==> flow/design.v <==
module timer (
    input wire           clk,
    input wire           rst,
    input wire           start,
    input wire           restart,
    input wire [31:0]    threshold,
    output reg           time_out
);
reg [31:0] counter;
always @(posedge clk or negedge rst) 
begin
    if (!rst) 
    begin
        counter  <= 'b0;
        time_out <= 1'b0;
    end 
    else if (start) 
    begin
        if(!restart)
        begin
            counter <= counter + 'b1;
        end
        else
        begin
            counter <= 'b0;
        end
        if (counter == threshold) 
        begin
            time_out <= 1'b1;
            counter  <= 'd0 ;
        end
        else
        begin
            time_out <= 1'b0;
        end
    end
    else
    begin
        counter <= 'd0;
    end
end
endmodule
module card_handling #(parameter    C_WIDTH   = 6,
                                    P_WIDTH   = 16,
                                    B_WIDTH   = 20,
                                    USERS_NUM = 10)
(
    input wire                  clk,
    input wire                  rst,
    input wire [C_WIDTH-1:0]    card_number,
    input wire                  card_in,
    input wire                  card_out,
    input wire                  operation_done,
    input wire [B_WIDTH-1:0]    updated_balance,
    output reg [P_WIDTH-1:0]    password,
    output reg [B_WIDTH-1:0]    balance,
    output reg                  pass_en     
);
reg [P_WIDTH-1:0] password_rom ;
always @(*)
begin
    case (card_number)
    'd0    : password_rom = 'b0011_0011_0111_0000 ;
    'd1    : password_rom = 'b0011_0101_0000_0110 ;
    'd2    : password_rom = 'b0100_0000_0111_0110 ;
    'd3    : password_rom = 'b0011_0011_0111_0000 ;
    'd4    : password_rom = 'b0101_0010_1001_1000 ;
    'd5    : password_rom = 'b0110_0110_0011_1001 ;
    'd6    : password_rom = 'b0010_0010_1000_0100 ;
    'd7    : password_rom = 'b1001_0001_0010_0101 ;
    'd8    : password_rom = 'b1000_0110_0101_0111 ;
    'd9    : password_rom = 'b0101_0111_1001_0001 ;
    default: password_rom = 'b0 ;
    endcase
end
reg [B_WIDTH*USERS_NUM-1:0] balance_memory ;
reg [B_WIDTH-1:0]           balance_rd ;
localparam [B_WIDTH*USERS_NUM-1:0] BALANCE_INIT = {
    20'd15000 , 20'd40000 , 20'd25000 , 20'd20000 , 20'd4000   ,
    20'd100000, 20'd200000, 20'd10000 , 20'd50000 , 20'd2200   } ;
genvar i ;
generate
for (i = 0 ; i < USERS_NUM ; i = i + 1)
begin : g_balance
    always @(posedge clk or negedge rst) 
    begin
        if (!rst) 
        begin
            balance_memory[i*B_WIDTH +: B_WIDTH] <= BALANCE_INIT[i*B_WIDTH +: B_WIDTH] ;
        end
        else if((card_number == i) && (card_out || operation_done))
        begin
            balance_memory[i*B_WIDTH +: B_WIDTH] <= updated_balance ;
        end
    end
end
endgenerate
integer k ;
always @(*)
begin
    balance_rd = 'b0 ;
    for (k = 0 ; k < USERS_NUM ; k = k + 1)
    begin
        if (card_number == k)
        begin
            balance_rd = balance_memory[k*B_WIDTH +: B_WIDTH] ;
        end
    end
end
always @(posedge clk or negedge rst) 
begin
    if (!rst) 
    begin
        password <= 'b0 ;
        balance  <= 'b0 ;
    end 
    else 
    begin
        if(card_number < USERS_NUM)
        begin
            if(card_in)
            begin
                password <= password_rom ;
                balance  <= balance_rd  ;
            end
        end
        else
        begin
            password <= 'b0 ;
            balance  <= 'b0 ;
        end
    end
end
always @(posedge clk or negedge rst) 
begin
    if(!rst)
    begin
        pass_en <= 1'b0 ;
    end
    else if(card_number < USERS_NUM)
    begin
        pass_en <= card_in ;
    end
    else begin
    end
end
endmodule
module user_interface #(parameter  	P_WIDTH = 16,
                            		B_WIDTH = 20 )
(
    input wire                      clk,
    input wire                      rst,
	input wire                      card_in,
    input wire                      button_0,
    input wire                      button_1,
    input wire                      button_2,
    input wire                      button_3,
    input wire                      button_4,
    input wire                      button_5,
    input wire                      button_6,
    input wire                      button_7,
    input wire                      button_8,
    input wire                      button_9,
    input wire                      enter_button,
    input wire                      cancel_button,
	input wire                      multiple_100_button,
    input wire                      multiple_1000_button,
    input wire                      withdraw_button,
    input wire                      deposit_button,
    input wire                      show_balance,
    input wire                      another_service,
    input wire                      English_button,
    input wire                      Arabic_button,
	output reg     [B_WIDTH-1:0]    entry_value,  
    output reg     [P_WIDTH-1:0]    in_password,  
	output reg     [1:0]            operation,
	output reg     [1:0]	        language
);
reg  [1:0]  count ; 
reg  [3:0]  temp1, temp2, temp3, temp4 ;
reg     [P_WIDTH-1:0]    in_password_temp;
reg     [B_WIDTH-1:0]    entry_value_temp;
reg                 withdraw_hold, withdraw_100_hold, withdraw_1000_hold ;
reg                 withdraw_hold_reg, withdraw_100_hold_reg, withdraw_1000_hold_reg ;
always @(posedge clk or negedge rst) 
begin
	if(!rst)
	begin
		withdraw_hold_reg      <= 1'b0;
		withdraw_100_hold_reg  <= 1'b0;
		withdraw_1000_hold_reg <= 1'b0;
	end
	else
	begin
		withdraw_hold_reg      <= withdraw_hold ;
		withdraw_100_hold_reg  <= withdraw_100_hold ;
		withdraw_1000_hold_reg <= withdraw_1000_hold ;
	end
end
always @(posedge clk or negedge rst) 
begin
	if(!rst)
	begin
		in_password     <= 'b0;
		entry_value  <= 'b0;
	end
	else
	begin
		in_password     <= in_password_temp ;
		entry_value     <= entry_value_temp ;
	end
end
always @(*) 
begin
	if(withdraw_button || deposit_button)
	begin
		entry_value_temp = entry_value ;
		withdraw_hold       = 1'b1; 
		withdraw_100_hold   = 1'b0;
		withdraw_1000_hold  = 1'b0;
	end
	else if(withdraw_hold_reg)
	begin
		entry_value_temp   = entry_value ;
		withdraw_hold      = withdraw_hold_reg ;
		withdraw_100_hold  = withdraw_100_hold_reg ;
		withdraw_1000_hold = withdraw_1000_hold_reg ;
		  if(multiple_100_button)
		begin
			entry_value_temp = entry_value ;
			withdraw_100_hold   = 1'b1;
			withdraw_hold       = 1'b1;
			withdraw_1000_hold  = 1'b0;
		end
		else if(withdraw_100_hold_reg)
		begin
			if(button_1)
			begin
				entry_value_temp = 'd100;
				withdraw_100_hold   = 1'b0;
				withdraw_hold       = 1'b0;
				withdraw_1000_hold  = 1'b0;
			end
			else if(button_2)
			begin
				entry_value_temp = 'd200 ;
				withdraw_100_hold   = 1'b0;
				withdraw_hold       = 1'b0;
				withdraw_1000_hold  = 1'b0;
			end
			else if(button_3)
			begin
				entry_value_temp = 'd300 ;
				withdraw_100_hold   = 1'b0;
				withdraw_hold       = 1'b0;
				withdraw_1000_hold  = 1'b0;
			end
			else if(button_4)
			begin
				entry_value_temp = 'd400 ;
				withdraw_100_hold   = 1'b0;
				withdraw_hold       = 1'b0;
				withdraw_1000_hold  = 1'b0;
			end
			else if(button_5)
			begin
				entry_value_temp      = 'd500 ;
				withdraw_100_hold   = 1'b0;
				withdraw_hold       = 1'b0;
				withdraw_1000_hold  = 1'b0;
			end
			else if(button_6)
			begin
				entry_value_temp      = 'd600 ;
				withdraw_100_hold   = 1'b0;
				withdraw_hold       = 1'b0;
				withdraw_1000_hold  = 1'b0;
			end
			else if(button_7)
			begin
				entry_value_temp      = 'd700 ;
				withdraw_100_hold   = 1'b0;
				withdraw_hold       = 1'b0;
				withdraw_1000_hold  = 1'b0;
			end
			else if(button_8)
			begin
				entry_value_temp      = 'd800 ;
				withdraw_100_hold   = 1'b0;
				withdraw_hold       = 1'b0;
				withdraw_1000_hold  = 1'b0;
			end
			else if(button_9)
			begin
				entry_value_temp      = 'd900 ;
				withdraw_100_hold   = 1'b0;
				withdraw_hold       = 1'b0;
				withdraw_1000_hold  = 1'b0;
			end
			else
			begin
				entry_value_temp = entry_value ;
				withdraw_100_hold   = 1'b1;
				withdraw_hold       = 1'b1;
				withdraw_1000_hold  = 1'b0;
			end
		end
		else if(multiple_1000_button)
		begin
			entry_value_temp = entry_value ;
			withdraw_hold      = 1'b1;
			withdraw_100_hold  = 1'b0;
			withdraw_1000_hold = 1'b1;
		end
		else if(withdraw_1000_hold_reg)
		begin
			if(button_1)
			begin
				entry_value_temp = 'd1000 ;
				withdraw_hold      = 1'b0;
				withdraw_100_hold  = 1'b0;
				withdraw_1000_hold = 1'b0;
			end
			else if(button_2)
			begin
				entry_value_temp = 'd2000 ;
				withdraw_hold      = 1'b0;
				withdraw_100_hold  = 1'b0;
				withdraw_1000_hold = 1'b0;
			end
			else if(button_3)
			begin
				entry_value_temp = 'd3000 ;
				withdraw_hold      = 1'b0;
				withdraw_100_hold  = 1'b0;
				withdraw_1000_hold = 1'b0;
			end
			else if(button_4)
			begin
				entry_value_temp = 'd4000 ;
				withdraw_hold      = 1'b0;
				withdraw_100_hold  = 1'b0;
				withdraw_1000_hold = 1'b0;
			end
			else if(button_5)
			begin
				entry_value_temp = 'd5000 ;
				withdraw_hold      = 1'b0;
				withdraw_100_hold  = 1'b0;
				withdraw_1000_hold = 1'b0;
			end
			else if(button_6)
			begin
				entry_value_temp = 'd6000 ;
				withdraw_hold      = 1'b0;
				withdraw_100_hold  = 1'b0;
				withdraw_1000_hold = 1'b0;
			end
			else if(button_7)
			begin
				entry_value_temp = 'd7000 ;
				withdraw_hold      = 1'b0;
				withdraw_100_hold  = 1'b0;
				withdraw_1000_hold = 1'b0;
			end
			else if(button_8)
			begin
				entry_value_temp = 'd8000 ;
				withdraw_hold      = 1'b0;
				withdraw_100_hold  = 1'b0;
				withdraw_1000_hold = 1'b0;
			end
			else if(button_9)
			begin
				entry_value_temp = 'd9000 ;
				withdraw_hold      = 1'b0;
				withdraw_100_hold  = 1'b0;
				withdraw_1000_hold = 1'b0;
			end
			else
			begin
				entry_value_temp = entry_value ;
				withdraw_hold      = 1'b1;
				withdraw_100_hold  = 1'b0;
				withdraw_1000_hold = 1'b1;
			end
		end 
	end
	else
	begin
		entry_value_temp = entry_value ;
		withdraw_hold      = 1'b0;
		withdraw_100_hold  = 1'b0;
		withdraw_1000_hold = 1'b0;
	end
end
always @(*) 
begin
	if(withdraw_button)
	begin
		operation = 2'b00 ;
	end
	else if(deposit_button)
	begin
		operation = 2'b01 ;
	end
	else if(show_balance)
	begin
		operation = 2'b10 ;
	end
	else
	begin
		operation = 2'b11 ;  
	end
end
always @(posedge clk or negedge rst) 
begin
    if(!rst)
    begin
        count <= 'b0;
		temp1 <= 'd0;
		temp2 <= 'd0;
		temp3 <= 'd0;
		temp4 <= 'd0;
    end
    else if(card_in)
	begin
		count <= 'b0 ;
	end
	else
    begin
        if(button_0)
        begin
		  if(count == 'd0)
		  begin
		   temp1 <= 'd0;
		   count <= count + 1'b1 ;
		  end
		  else if(count == 'd1)
		  begin
		   temp2 <= 'd0;
		   count <= count + 1'b1 ;
		  end
		  else if(count == 'd2)
		  begin
		   temp3 <= 'd0;
		   count <= count + 1'b1 ;
		  end
		  else
		  begin
		   temp4 <= 'd0;
		   count <= 1'b0 ;
		  end
        end
        else if (button_1) 
        begin
		  if(count == 'd0)
		  begin
		   temp1 <= 'd1;
		   count <= count + 1'b1 ;
		  end
		  else if(count == 'd1)
		  begin
		   temp2 <= 'd1;
		   count <= count + 1'b1 ;
		  end
		  else if(count == 'd2)
		  begin
		   temp3 <= 'd1;
		   count <= count + 1'b1 ;
		  end
		  else
		  begin
		   temp4 <= 'd1;
		   count <= 1'b0 ;
		  end
        end
        else if (button_2) 
        begin
		 if(count == 'd0)
		  begin
		   temp1 <= 'd2;
		   count <= count + 1'b1 ;
		  end
		  else if(count == 'd1)
		  begin
		   temp2 <= 'd2;
		   count <= count + 1'b1 ;
		  end
		  else if(count == 'd2)
		  begin
		   temp3 <= 'd2;
		   count <= count + 1'b1 ;
		  end
		  else
		  begin
		   temp4 <= 'd2;
		   count <= 1'b0 ;
		  end
        end
        else if (button_3) 
        begin
		 if(count == 'd0)
		  begin
		   temp1 <= 'd3;
		   count <= count + 1'b1 ;
		  end
		  else if(count == 'd1)
		  begin
		   temp2 <= 'd3;
		   count <= count + 1'b1 ;
		  end
		  else if(count == 'd2)
		  begin
		   temp3 <= 'd3;
		   count <= count + 1'b1 ;
		  end
		  else
		  begin
		   temp4 <= 'd3;
		   count <= 1'b0 ;
		  end
        end
        else if (button_4) 
        begin
		  if(count == 'd0)
		  begin
		   temp1 <= 'd4;
		   count <= count + 1'b1 ;
		  end
		  else if(count == 'd1)
		  begin
		   temp2 <= 'd4;
		   count <= count + 1'b1 ;
		  end
		  else if(count == 'd2)
		  begin
		   temp3 <= 'd4;
		   count <= count + 1'b1 ;
		  end
		  else
		  begin
		   temp4 <= 'd4;
		   count <= 1'b0 ;
		  end
        end
        else if (button_5) 
        begin
           if(count == 'd0)
		  begin
		   temp1 <= 'd5;
		   count <= count + 1'b1 ;
		  end
		  else if(count == 'd1)
		  begin
		   temp2 <= 'd5;
		   count <= count + 1'b1 ;
		  end
		  else if(count == 'd2)
		  begin
		   temp3 <= 'd5;
		   count <= count + 1'b1 ;
		  end
		  else
		  begin
		   temp4 <= 'd5;
		   count <= 1'b0 ;
		  end 
        end
        else if (button_6) 
        begin
		 if(count == 'd0)
		  begin
		   temp1 <= 'd6;
		   count <= count + 1'b1 ;
		  end
		  else if(count == 'd1)
		  begin
		   temp2 <= 'd6;
		   count <= count + 1'b1 ;
		  end
		  else if(count == 'd2)
		  begin
		   temp3 <= 'd6;
		   count <= count + 1'b1 ;
		  end
		  else
		  begin
		   temp4 <= 'd6;
		   count <= 1'b0 ;
		  end 
        end
        else if (button_7) 
        begin
            if(count == 'd0)
		  begin
		   temp1 <= 'd7;
		   count <= count + 1'b1 ;
		  end
		  else if(count == 'd1)
		  begin
		   temp2 <= 'd7;
		   count <= count + 1'b1 ;
		  end
		  else if(count == 'd2)
		  begin
		   temp3 <= 'd7;
		   count <= count + 1'b1 ;
		  end
		  else
		  begin
		   temp4 <= 'd7;
		   count <= 1'b0 ;
		  end 
        end
        else if (button_8) 
        begin
            if(count == 'd0)
		  begin
		   temp1 <= 'd8;
		   count <= count + 1'b1 ;
		  end
		  else if(count == 'd1)
		  begin
		   temp2 <= 'd8;
		   count <= count + 1'b1 ;
		  end
		  else if(count == 'd2)
		  begin
		   temp3 <= 'd8;
		   count <= count + 1'b1 ;
		  end
		  else
		  begin
		   temp4 <= 'd8;
		   count <= 1'b0 ;
		  end 
        end
        else if (button_9) 
        begin
            if(count == 'd0)
		  begin
		   temp1 <= 'd9;
		   count <= count + 1'b1 ;
		  end
		  else if(count == 'd1)
		  begin
		   temp2 <= 'd9;
		   count <= count + 1'b1 ;
		  end
		  else if(count == 'd2)
		  begin
		   temp3 <= 'd9;
		   count <= count + 1'b1 ;
		  end
		  else
		  begin
		   temp4 <= 'd9;
		   count <= 1'b0 ;
		  end 
        end
    end
end
always @(*) begin
    if(enter_button ) 
	begin
		in_password_temp = {temp1, temp2, temp3, temp4} ;
	end
	else
	begin
		in_password_temp = in_password ;
	end
end
always @(*) 
begin
	if(English_button)
	begin
		language = 2'b01;
	end	
	else if(Arabic_button)
	begin
		language = 2'b10;
	end
	else
	begin
		language = 2'b00;   
	end
end
endmodule
module ATM_FSM #(parameter  P_WIDTH = 16,
                            B_WIDTH = 20 )
(
    input wire              clk,
    input wire              rst,
    input wire                       time_out,
    input wire     [P_WIDTH-1:0]     user_password,
    input wire     [B_WIDTH-1:0]     current_balance,
    input wire                       pass_en,
    input wire     [P_WIDTH-1:0]     in_password,
    input wire                       enter_button,
    input wire                       cancel_button,
    input wire                       correction_button,
    input wire                       another_service,
    input wire     [1:0]             language,       
    input wire     [1:0]             operation,      
    input wire     [B_WIDTH-1:0]     actual_deposit_value,
    input wire     [B_WIDTH-1:0]     entry_value,
    output reg     [B_WIDTH-1:0]     updated_balance,
    output reg                       wrong_password,
    output reg                       operation_done,  
    output reg                       error,  
    output reg                       start_timer,  
    output wire                      restart_timer,  
    output reg                       card_out
);
localparam          IDLE             = 4'b0000 ,
                    LANGUAGE         = 4'b0001 ,
                    WRITE_PASS       = 4'b0010 ,
                    CHECK_PASS       = 4'b0011 ,
                    OPERATION        = 4'b0100 ,
                    WRITE_WITHDRAW   = 4'b0101 ,
                    WITHDRAW         = 4'b0110 ,
                    WRITE_DEPOSIT    = 4'b0111 ,
                    DEPOSIT          = 4'b1000 ,
                    BALANCE          = 4'b1001 ;
reg      [3:0]      current_state ,
                    next_state ;
reg      [B_WIDTH-1:0]     updated_balance_comb ;
reg      [1:0]    error_count ;
reg      [1:0]    error_count_reg ;
always @(posedge clk or negedge rst) 
begin
    if(!rst)
    begin
        error_count_reg <= 'b0 ;
    end
    else
    begin
        error_count_reg <= error_count ;
    end
end
reg                        op_done_reg ;
always @(posedge clk or negedge rst) 
begin
    if(!rst)
    begin
        op_done_reg <= 1'b0 ;
    end
    else
    begin
        op_done_reg <= operation_done && ((current_state == WITHDRAW) || (current_state == DEPOSIT)) ;
    end
end
always @(posedge clk or negedge rst) 
begin
    if(!rst)
    begin
        updated_balance <= 'b0 ;
    end
    else
    begin
        if(pass_en)
        begin
            updated_balance <= current_balance ;
        end
        else
        begin
            updated_balance <= updated_balance_comb ;
        end
    end   
end
always @ (posedge clk or negedge rst)
begin
    if(!rst)
    begin
        current_state <= IDLE ;
    end
    else
    begin
        current_state <= next_state ;
    end
end
always @ (*)
begin
    error_count = error_count_reg;
    case (current_state)
    IDLE : begin
        error_count = 'b0;
        if(pass_en)
        begin
            next_state = LANGUAGE ;
        end
        else
        begin
            next_state = IDLE ;
        end
    end
    LANGUAGE : begin
        if(time_out || cancel_button)  
        begin
            next_state = IDLE ;
        end
        else
        begin
            if(language == 2'b01 || language == 2'b10)
            begin
                next_state = WRITE_PASS ;
            end
            else
            begin
                next_state = LANGUAGE ;
            end
        end
    end
    WRITE_PASS : begin
        error_count = error_count_reg;
        if(time_out || cancel_button)
        begin
            next_state = IDLE ;
        end
        else if(enter_button)
        begin
            next_state = CHECK_PASS ;
        end
        else
        begin
            next_state = WRITE_PASS ;
        end
    end
    CHECK_PASS : begin
        if(wrong_password)  
        begin
            if(error_count_reg == 2'b10)
            begin
                error_count = 2'b0;
                next_state = IDLE ;
            end
            else
            begin
                error_count = error_count_reg + 'b1 ;
                next_state = WRITE_PASS ;
            end    
        end
        else
        begin
            error_count = 2'b0;
            next_state = OPERATION ;
        end
    end
    OPERATION : begin
        if(time_out || cancel_button)  
        begin
            next_state = IDLE ;
        end
        else
        begin
            if(operation == 2'b00)
            begin
                next_state = WRITE_WITHDRAW ;
            end
            else if(operation == 2'b01)
            begin
                next_state = WRITE_DEPOSIT ;
            end
            else if(operation == 2'b10)
            begin
                next_state = BALANCE ;
            end
            else
            begin
                next_state = OPERATION ;
            end
        end
    end
    WRITE_WITHDRAW : begin
         error_count = error_count_reg;
        if(time_out || cancel_button)
        begin
            next_state = IDLE ;
        end
        else
        begin
            if(enter_button)
            begin
                next_state = WITHDRAW ;
            end
            else 
            begin
                next_state = WRITE_WITHDRAW ;
            end
        end
    end
    WITHDRAW : begin
        if(operation_done)
        begin
            error_count = 2'b0;
            if(time_out || cancel_button)
            begin
                next_state = IDLE ;
            end
            else
            begin
                if(another_service)
                begin
                    next_state = OPERATION ;
                end
                else
                begin
                    next_state = WITHDRAW ;
                end
            end
        end
        else  
        begin
            if(error_count_reg == 2'b10)
            begin
                error_count = 2'b0;
                next_state = IDLE ;
            end
            else
            begin
                error_count = error_count_reg + 'b1 ;
                next_state = WRITE_WITHDRAW ;
            end
        end
    end
    WRITE_DEPOSIT : begin
         error_count = error_count_reg;
        if(time_out || cancel_button)
        begin
            next_state = IDLE ;
        end
        else
        begin
            if(enter_button)
            begin
                next_state = DEPOSIT ;
            end
            else
            begin
                next_state = WRITE_DEPOSIT ;
            end
        end
    end
    DEPOSIT : begin
        if(operation_done)
        begin
            error_count = 2'b0;
            if(time_out || cancel_button)
            begin
                next_state = IDLE ;
            end
            else
            begin
                if(another_service)
                begin
                    next_state = OPERATION ;
                end
                else
                begin
                    next_state = DEPOSIT ;
                end
            end 
        end
        else  
        begin
            if(error_count_reg == 2'b10)
            begin
                error_count = 2'b0;
                next_state = IDLE ;
            end
            else
            begin
                error_count = error_count_reg + 'b1 ;
                next_state = WRITE_DEPOSIT ;
            end
        end
    end
    BALANCE : begin
        if(time_out || cancel_button)
        begin
            next_state = IDLE ;
        end
        else
        begin
            if(another_service)
            begin
                next_state = OPERATION ;
            end
            else
            begin
                next_state = BALANCE ;
            end
        end
    end
    default : begin
        next_state = IDLE ;
    end
    endcase
end
always @ (*)
begin
    case (current_state)
    IDLE : begin
        wrong_password = 1'b0 ;
        operation_done = 1'b0 ;
        error = 1'b0 ;
        updated_balance_comb = updated_balance ; 
        start_timer = 1'b0 ;
        card_out = 1'b0 ;
    end
    LANGUAGE : begin
        wrong_password = 1'b0 ;
        operation_done = 1'b0 ;
        error = 1'b0 ;
        updated_balance_comb = updated_balance ; 
        start_timer = 1'b1 ;
        if(time_out || cancel_button) 
        begin
            card_out = 1'b1 ;
        end
        else
        begin
            card_out = 1'b0 ;
        end  
    end
    WRITE_PASS : begin
        wrong_password = 1'b0 ;
        operation_done = 1'b0 ;
        error = 1'b0 ;
        updated_balance_comb = updated_balance ; 
        start_timer = 1'b1 ;
        if(time_out || cancel_button) 
        begin
            card_out = 1'b1 ;
        end
        else
        begin
            card_out = 1'b0 ;
        end  
    end
    CHECK_PASS : begin
        operation_done = 1'b0 ;
        updated_balance_comb = updated_balance ; 
        start_timer = 1'b0 ;
        card_out = 1'b0 ;
        if(in_password == user_password)
        begin
            wrong_password = 1'b0 ;
            error = 1'b0 ;
        end
        else
        begin
            wrong_password = 1'b1 ;
            error = 1'b1 ;
        end
    end
    OPERATION : begin
        wrong_password = 1'b0 ;
        operation_done = 1'b0 ;
        error = 1'b0 ;
        updated_balance_comb = updated_balance ;
        start_timer = 1'b1 ;
        if(time_out || cancel_button) 
        begin
            card_out = 1'b1 ;
        end
        else
        begin
            card_out = 1'b0 ;
        end  
    end
    WRITE_WITHDRAW : begin
        wrong_password = 1'b0 ;
        operation_done = 1'b0 ;
        error = 1'b0 ;
        updated_balance_comb = updated_balance ; 
        start_timer = 1'b1 ;
        if(time_out || cancel_button) 
        begin
            card_out = 1'b1 ;
        end
        else
        begin
            card_out = 1'b0 ;
        end  
    end
    WITHDRAW : begin
        wrong_password = 1'b0 ;
        start_timer = 1'b1 ;
        if(!op_done_reg)  
        begin
            if(entry_value > current_balance)
            begin
                error = 1'b1 ;
                updated_balance_comb = updated_balance ;
                operation_done = 1'b0 ;
            end
            else
            begin
                error = 1'b0 ;
                updated_balance_comb = updated_balance - entry_value ;
                operation_done = 1'b1 ;
            end
        end
        else
        begin
            error = 1'b0 ;
            updated_balance_comb = updated_balance ;
            operation_done = 1'b1 ;
        end 
        if(time_out || cancel_button) 
        begin
            card_out = 1'b1 ;
        end
        else
        begin
            card_out = 1'b0 ;
        end  
    end
    WRITE_DEPOSIT : begin
        wrong_password = 1'b0 ;
        operation_done = 1'b0 ;
        error = 1'b0 ;
        updated_balance_comb = updated_balance ; 
        start_timer = 1'b1 ;
        if(time_out || cancel_button) 
        begin
            card_out = 1'b1 ;
        end
        else
        begin
            card_out = 1'b0 ;
        end  
    end
    DEPOSIT : begin
        wrong_password = 1'b0 ;
        start_timer = 1'b1 ;
        if(!op_done_reg)  
        begin
            if(entry_value == actual_deposit_value)
            begin
                error = 1'b0 ;
                updated_balance_comb = updated_balance + actual_deposit_value ;
                operation_done = 1'b1 ;
            end
            else
            begin
                error = 1'b1 ;
                updated_balance_comb = updated_balance ;
                operation_done = 1'b0 ;
            end
        end
        else
        begin
            error = 1'b0 ;
            updated_balance_comb = updated_balance ;
            operation_done = 1'b1 ;
        end
        if(time_out || cancel_button) 
        begin
            card_out = 1'b1 ;
        end
        else
        begin
            card_out = 1'b0 ;
        end   
    end
    BALANCE : begin
        wrong_password = 1'b0 ;
        operation_done = 1'b1 ;
        error = 1'b0 ;
        updated_balance_comb = updated_balance ; 
        start_timer = 1'b1 ;
        if(time_out || cancel_button) 
        begin
            card_out = 1'b1 ;
        end
        else
        begin
            card_out = 1'b0 ;
        end  
    end
    default : begin
        wrong_password = 1'b0 ;
        operation_done = 1'b0 ;
        error = 1'b0 ;
        updated_balance_comb = updated_balance ; 
        start_timer = 1'b0 ;
        card_out = 1'b0 ;
    end
    endcase
end
assign restart_timer = another_service || enter_button || (language == 2'b01) || (language == 2'b10) || (operation == 2'b00) || (operation == 2'b01) || (operation == 2'b10);
endmodule
module ATM_TOP #(parameter  P_WIDTH = 16,
                            B_WIDTH = 20, 
							C_WIDTH = 6)
( 
    input   wire                    clk,
    input   wire                    rst,
	input wire [C_WIDTH-1:0]         card_number,
	input wire                       card_in,
    input wire                      button_0,
    input wire                      button_1,
    input wire                      button_2,
    input wire                      button_3,
    input wire                      button_4,
    input wire                      button_5,
    input wire                      button_6,
    input wire                      button_7,
    input wire                      button_8,
    input wire                      button_9,
    input wire                      enter_button,
    input wire                      cancel_button,
    input wire                      withdraw_button,
    input wire                      deposit_button,
    input wire                      show_balance,
	input wire                      another_service,
    input wire                      English_button,
    input wire                      Arabic_button,
	input wire                      multiple_100_button,
    input wire                      multiple_1000_button,
    input wire     [B_WIDTH-1:0]     actual_deposit_value,
	input wire [31:0]                threshold,
	output wire	                         card_out,
	output wire  [B_WIDTH-1:0]     updated_balance,  
	output wire                    operation_done, 
	output wire                    error,
	output wire                    wrong_password
	);
wire  [B_WIDTH-1:0]         entry_value;
wire  [P_WIDTH-1:0]         password; 
wire  [B_WIDTH-1:0]         balance; 
wire                        pass_en; 
wire  [P_WIDTH-1:0]         in_password ;  
wire  [1:0]                 operation ;  
wire                         time_out ;  
wire                         start_timer ;  
wire                         restart_timer;  
wire     [1:0]               language ;
card_handling U0_card_handling (
    .clk(clk),
    .rst(rst),
    .card_number(card_number),
    .card_in(card_in),
	.card_out(card_out),
	.updated_balance(updated_balance),
    .password(password),
    .balance(balance),
	.operation_done(operation_done),
    .pass_en(pass_en)
);
user_interface U0_user_interface (
    .clk(clk),
    .rst(rst),
    .button_0(button_0),
	.button_1(button_1),
	.button_2(button_2),
	.button_3(button_3),
	.button_4(button_4),
	.button_5(button_5),
	.button_6(button_6),
	.button_7(button_7),
	.button_8(button_8),
	.button_9(button_9),
    .card_in(card_in),
	.multiple_100_button(multiple_100_button),
	.multiple_1000_button(multiple_1000_button),
    .enter_button(enter_button),
    .cancel_button(cancel_button),
    .withdraw_button(withdraw_button),
    .deposit_button(deposit_button),
	.show_balance(show_balance),
	.another_service(another_service),
	.English_button(English_button),
	.Arabic_button(Arabic_button),
	.entry_value(entry_value),
	.in_password(in_password),
	.operation(operation),
	.language(language)
);
timer U0_timer (
    .clk(clk),
    .rst(rst),
	.restart(restart_timer),
    .start(start_timer),
    .threshold(threshold),
    .time_out(time_out)
);
ATM_FSM U0_ATM_FSM (
    .clk(clk),
    .rst(rst),
    .time_out(time_out),
    .user_password(password),
    .current_balance(balance),
    .pass_en(pass_en),
	.card_out(card_out),
    .in_password(in_password),
    .enter_button(enter_button),
	.cancel_button(cancel_button),
	.correction_button(1'b0),
	.another_service(another_service),
	.language(language),
	.operation(operation),
	.entry_value(entry_value),
	.actual_deposit_value(actual_deposit_value),
	.updated_balance(updated_balance),
	.wrong_password(wrong_password),
	.operation_done(operation_done),
	.error(error),
	.start_timer(start_timer),
	.restart_timer(restart_timer)
);
endmodule
; Step by step through the tools: ATM_TOP
; The steps from the RTL of ATM_TOP to its reports follow in flow order.
; Line numbers count from 1 in the design file above.
; Operators carry their Yosys type and port widths (W data, S select, Z words).
; Library cell names are shortened.
; A cell with n/a has no value.
[setup]
top = ATM_TOP
clk_port = clk
lib = sky130hd
corner = tt_025C_1v80

; Elaborated design
; Yosys after proc, flatten, opt, wreduce and memory -nomap, before mapping. Memory bits, and registers merged into a memory's read port (data or address), are not among the register bits. Print and check cells are not counted. Equal cells are merged and count once.
; Memory sizes are those after Yosys's memory passes, which may raise the word count (mostly to a power of two), join words into wider ones and drop unused or constant bits.
[word_totals]
word_cells = 384
rom_bits = 240
output_inout_bits = 24
ff_bits = 354
in_bits = 81
n_memories = 1
[memory_table]
columns = memory, words, word_bits, rd, wr, line_no
row1 = (no name shown), 16, 15, 1, 0, 62  ; case (card_number)
[classes]
compare = 2
logic = 6
muxes = 265
n_eq = 36
addsub = 5
reduce_logical = 40
[op_table]
columns = cell, count
row1 = $mux W20, 38
row2 = $mux W4, 147
row3 = $mux W32, 3
row4 = $mux W2, 25
row5 = $mux W16, 3
row6 = $mux W1, 42
row7 = $pmux W4 S10, 1
row8 = $pmux W20 S2, 1
row9 = $add A32 B1 Y32 const B, 1
row10 = $eq A32 B32 Y1, 1
row11 = $eq A6 B3 Y1 const B, 4
row12 = $add A20 B20 Y20, 1
row13 = $sub A20 B20 Y20, 1
row14 = $gt A20 B20 Y1, 1
row15 = $eq A20 B20 Y1, 1
row16 = $eq A16 B16 Y1, 1
row17 = $eq A4 B3 Y1 const B, 4
row18 = $reduce_and A5 Y1, 3
row19 = $ne A3 B3 Y1 const B, 4
row20 = $eq A6 B2 Y1 const B, 2
row21 = $eq A6 B4 Y1 const B, 2
row22 = $logic_and A1 B1 Y1, 11
row23 = $logic_or A1 B1 Y1, 11
row24 = $ne A11 B11 Y1 const B, 1
row25 = $reduce_bool A11 Y1, 1
row26 = $ne A10 B10 Y1 const B, 1
row27 = $reduce_bool A10 Y1, 1
row28 = $eq A2 B2 Y1 const B, 4
; Not listed: further kinds 24, cells in them 38.

; Logic depth
; Yosys ltp: most cells in a row. Word level: on the elaborated netlist, between registers, memories and ports. Mapped: between sequential cells and ports; inverters and the memories' decode and read muxes count.
[logic_depth]
depth_word = 15
abc_area = 0
ltp_mapped = 16
mapped_depth_nobuf = 15

; Netlist
; Yosys stat after the flow's synthesis: flattened, memories mapped to cells. It holds for the ABC_AREA given above (unset counts as 0); a run with the other value may have another netlist.
; The area totals of this step are shown rounded.
[synth_totals]
cell_count = 1748
mapped_area_um2 = 18000
buf_cells = 111
ffs = 351
seq_area_um2 = 8900
[by_type]
columns = cell, count, type_area_um2
row1 = dfrtp_1, 294, 7.36E+03
row2 = mux2_2, 231, 2.6E+03
row3 = dfstp_2, 57, 1.5E+03
row4 = nor2_1, 157, 589.315
row5 = o21ai_0, 114, 570.547
row6 = ha_1, 43, 538.016
row7 = xnor2_1, 57, 499.229
row8 = nand2_1, 125, 469.2
row9 = xor2_1, 53, 464.195
row10 = a21oi_1, 69, 345.331
row11 = clkbuf_1, 83, 311.549
row12 = a221oi_1, 24, 210.202
row13 = inv_1, 52, 195.187
row14 = a221o_1, 19, 190.182
row15 = mux2i_1, 19, 190.182
row16 = a211oi_1, 21, 157.651
row17 = nand3_1, 30, 150.144
row18 = nand4_1, 24, 150.144
; Other cell types: 52; their cells: 276.
; By module: a second synthesis without flattening, with its own total; a netlist apart from the flattened one above.
[unflattened]
hier_cells = 1839
hier_area_um2 = 20000
; Each row is one instance without its submodules.
[by_module]
columns = mod, seq_area_um2, n_cells, mod_area_um2, n_inst
row1 = card_handling, 6000, 935, 11000, 1
row2 = ATM_FSM, 830, 495, 3900, 1
row3 = user_interface, 1200, 203, 2400, 1
row4 = timer, 830, 205, 2000, 1
row5 = ATM_TOP, 0.0, 1, 3.8, 1

; Worst setup path after synthesis
; OpenSTA on the mapped netlist: ideal clock, no wires. The path of least setup slack (recovery checks aside). Input and output delay are each 20% of the period. Register names are those of the netlist, which keeps one name where synthesis merged equal registers.
[synth_path]
kind = input to output
start = input port actual_deposit_value[17]
end = output port operation_done
tclk_ps = 6000
t_first_pin_ps = 1200
out_delay_ps = 1200
t_arrival_ps = 2714
path_buffers = 0
required_ps = 4800
stages = 6
setup_slack_ps = 2086
in_delay_ps = 1200
path_delay_ps = 1514
period_less_setup_slack_ps = 3914
; "path_delay_ps" is the arrival time less input delay plus setup time.
; A path that ends at an output port has no setup time.
; "stages" counts driving pins, that of a launching flip-flop among them; a cell with two outputs on the path counts twice.
; "period_less_setup_slack_ps" is the clock period less the worst setup slack; recovery checks do not enter. This is arithmetic on one report: input and output delays are still those of the set period (20% each).
; The rows between start and end are the longest chain of elaborated cells between them; the timing report does not say that the signal goes this way. Where chains are equally long, one stands for them.
; Each line given opens the expression or statement behind the cell; cells for indexed reads and writes are added by Yosys, which also makes memories of some case tables.
[synth_between]
cell_sequence = or4_1 -> nor4_1 -> a41oi_1 -> a21oi_1 -> nand2_1 -> inv_1
elab_chain_cells = 4
cells_between = 4
cone_lines = 3
cone_classes = eq/ne: 1; mux: 3
[synth_lines]
columns = item, line_no
row1 = "start, declared", 1224  ; input wire     [B_WIDTH-1:0]     actual_deposit_value,
row2 = $eq A20 B20 Y1, 1141  ; if(entry_value == actual_deposit_value)
row3 = $mux W1, 1141
row4 = $mux W1, 1139  ; if(!op_done_reg)
row5 = $pmux W1 S3, 1003  ; case (current_state)
row6 = "end, declared", 1228  ; output wire operation_done,

; Path in the finished layout
; From the final timing report of entry A: the path of least setup slack in the routed layout; clock arrival at registers is part of the times.
; The path's times are printed in steps of 10 ps; the period is the one set.
[layout_path]
kind = input to output
start = input port actual_deposit_value[18]
end = output port operation_done
tclk_ps = 5350
required_ps = 4280
stages = 8
t_arrival_ps = 3880
path_buffers = 2
out_delay_ps = 1070
setup_slack_ps = 400
t_first_pin_ps = 1070
in_delay_ps = 1070
; The rows between start and end are the longest chain of elaborated cells between them; the timing report does not say that the signal goes this way. Where chains are equally long, one stands for them.
[layout_between]
cell_sequence = clkdlybuf4s50_1 -> or4_1 -> nor4_1 -> a41oi_1 -> a21oi_1 -> nand2_1 -> inv_1 -> clkdlybuf4s50_1
elab_chain_cells = 4
cells_between = 4
cone_lines = 3
cone_classes = eq/ne: 1; mux: 3
[layout_lines]
columns = item, line_no
row1 = "start, declared", 1224  ; input wire     [B_WIDTH-1:0]     actual_deposit_value,
row2 = $eq A20 B20 Y1, 1141  ; if(entry_value == actual_deposit_value)
row3 = $mux W1, 1141
row4 = $mux W1, 1139  ; if(!op_done_reg)
row5 = $pmux W1 S3, 1003  ; case (current_state)
row6 = "end, declared", 1228  ; output wire operation_done,

Ticket comment

Module ATM_TOP, platform sky130hd: 3 stored runs of the flow (Yosys, OpenROAD) with differing settings, in no particular order. Input and output delays are each 20% of the period that was set; the output load is 0.01 pF.
"period_reached_ps" = clock period - worst setup slack. The figure is calculated, with input and output delays left at 20% of the set period.
"worst_path_allowed_less_slack_ps" is the time allowed to the run's worst setup path (the clock period less input and output delay, where it has them) less its slack. Clock arrival times count: a late capture clock shortens it, a late launch clock lengthens it.
"power.total_uw": no workload was simulated; the value follows from the tool's default switching activity.
"worst_path_allowed_less_slack_ps" is known to 10 ps.
Results are given in rounded form.

# entry A
==> flow/run.sh <==
#!/bin/bash
# the make line also repeats the synthesis and layout settings of config.mk as NAME=value (left out here)
make -C /OpenROAD-flow-scripts/flow DESIGN_CONFIG=/design/flow/config.mk WORK_HOME=/design/flow/orfs CLKGATE_MAP_FILE= finish
==> flow/config.mk <==
export PLATFORM = sky130hd
export DESIGN_NAME = ATM_TOP
export DESIGN_NICKNAME = ATM_TOP
export VERILOG_FILES = /design/flow/design.v
export SDC_FILE = /design/flow/constraint.sdc
export NUM_CORES = 4
export LEC_CHECK = 0
export CAP_MARGIN = 20
export CORE_MARGIN = 2
export CORE_UTILIZATION = 40
export SLEW_MARGIN = 20
==> flow/constraint.sdc <==
create_clock -name core_clock -period 5.35 [get_ports {clk}]
set_input_delay 1.0700 -clock core_clock [delete_from_list [all_inputs] [get_ports {clk}]]
set_output_delay 1.0700 -clock core_clock [all_outputs]
set_load 0.01 [all_outputs]

==> entry A: results <==
yosys_chip_area_um2=18000
die_um2=48000
worst_path_allowed_less_slack_ps=2810
worst_path_kind="input to output"
finalCellArea_um2=21000
worst_setup_slack_ps=400
tns_setup_ps=0
worst_hold_slack_ps=490
power.total_uw=6800
period_reached_ps=4955
final_util_pct=47

# entry B
==> flow/run.sh <==
#!/bin/bash
# the make line also repeats the synthesis and layout settings of config.mk as NAME=value (left out here)
make -C /OpenROAD-flow-scripts/flow DESIGN_CONFIG=/design/flow/config.mk WORK_HOME=/design/flow/orfs CLKGATE_MAP_FILE= finish
==> flow/config.mk <==
export PLATFORM = sky130hd
export DESIGN_NAME = ATM_TOP
export DESIGN_NICKNAME = ATM_TOP
export VERILOG_FILES = /design/flow/design.v
export SDC_FILE = /design/flow/constraint.sdc
export NUM_CORES = 4
export LEC_CHECK = 0
export CAP_MARGIN = 10
export CORE_MARGIN = 2
export CORE_UTILIZATION = 57
export GPL_ROUTABILITY_DRIVEN = 1
export MAX_ROUTING_LAYER = met5
export MIN_ROUTING_LAYER = met1
export PLACE_DENSITY_LB_ADDON = 0.13
export SETUP_SLACK_MARGIN = 1.33
export SLEW_MARGIN = 20
==> flow/constraint.sdc <==
create_clock -name core_clock -period 9.34 [get_ports {clk}]
set_input_delay 1.8680 -clock core_clock [delete_from_list [all_inputs] [get_ports {clk}]]
set_output_delay 1.8680 -clock core_clock [all_outputs]
set_load 0.01 [all_outputs]

==> entry B: results <==
die_um2=34000
yosys_chip_area_um2=18000
tns_setup_ps=0
worst_setup_slack_ps=2700
final_util_pct=66
worst_hold_slack_ps=500
power.total_uw=3900
worst_path_allowed_less_slack_ps=2940
worst_path_kind="input to output"
finalCellArea_um2=21000
period_reached_ps=6674

# entry C
==> flow/run.sh <==
#!/bin/bash
# the make line also repeats the synthesis and layout settings of config.mk as NAME=value (left out here)
make -C /OpenROAD-flow-scripts/flow DESIGN_CONFIG=/design/flow/config.mk WORK_HOME=/design/flow/orfs CLKGATE_MAP_FILE= finish
==> flow/config.mk <==
export PLATFORM = sky130hd
export DESIGN_NAME = ATM_TOP
export DESIGN_NICKNAME = ATM_TOP
export VERILOG_FILES = /design/flow/design.v
export SDC_FILE = /design/flow/constraint.sdc
export NUM_CORES = 4
export LEC_CHECK = 0
export ABC_AREA = 0
export CAP_MARGIN = 20
export CELL_PAD_IN_SITES_GLOBAL_PLACEMENT = 2
export CORE_MARGIN = 8
export CORE_UTILIZATION = 40
export CTS_CLUSTER_DIAMETER = 155
export CTS_CLUSTER_SIZE = 14
export SETUP_SLACK_MARGIN = 0.53
export SLEW_MARGIN = 20
export TNS_END_PERCENT = 85
==> flow/constraint.sdc <==
create_clock -name core_clock -period 6.0 [get_ports {clk}]
set_input_delay 1.2000 -clock core_clock [delete_from_list [all_inputs] [get_ports {clk}]]
set_output_delay 1.2000 -clock core_clock [all_outputs]
set_load 0.01 [all_outputs]

==> entry C: results <==
period_reached_ps=5228
worst_path_allowed_less_slack_ps=2830
worst_path_kind="input to output"
worst_hold_slack_ps=490
worst_setup_slack_ps=770
final_util_pct=46
yosys_chip_area_um2=18000
finalCellArea_um2=21000
tns_setup_ps=0
power.total_uw=5500
die_um2=53000
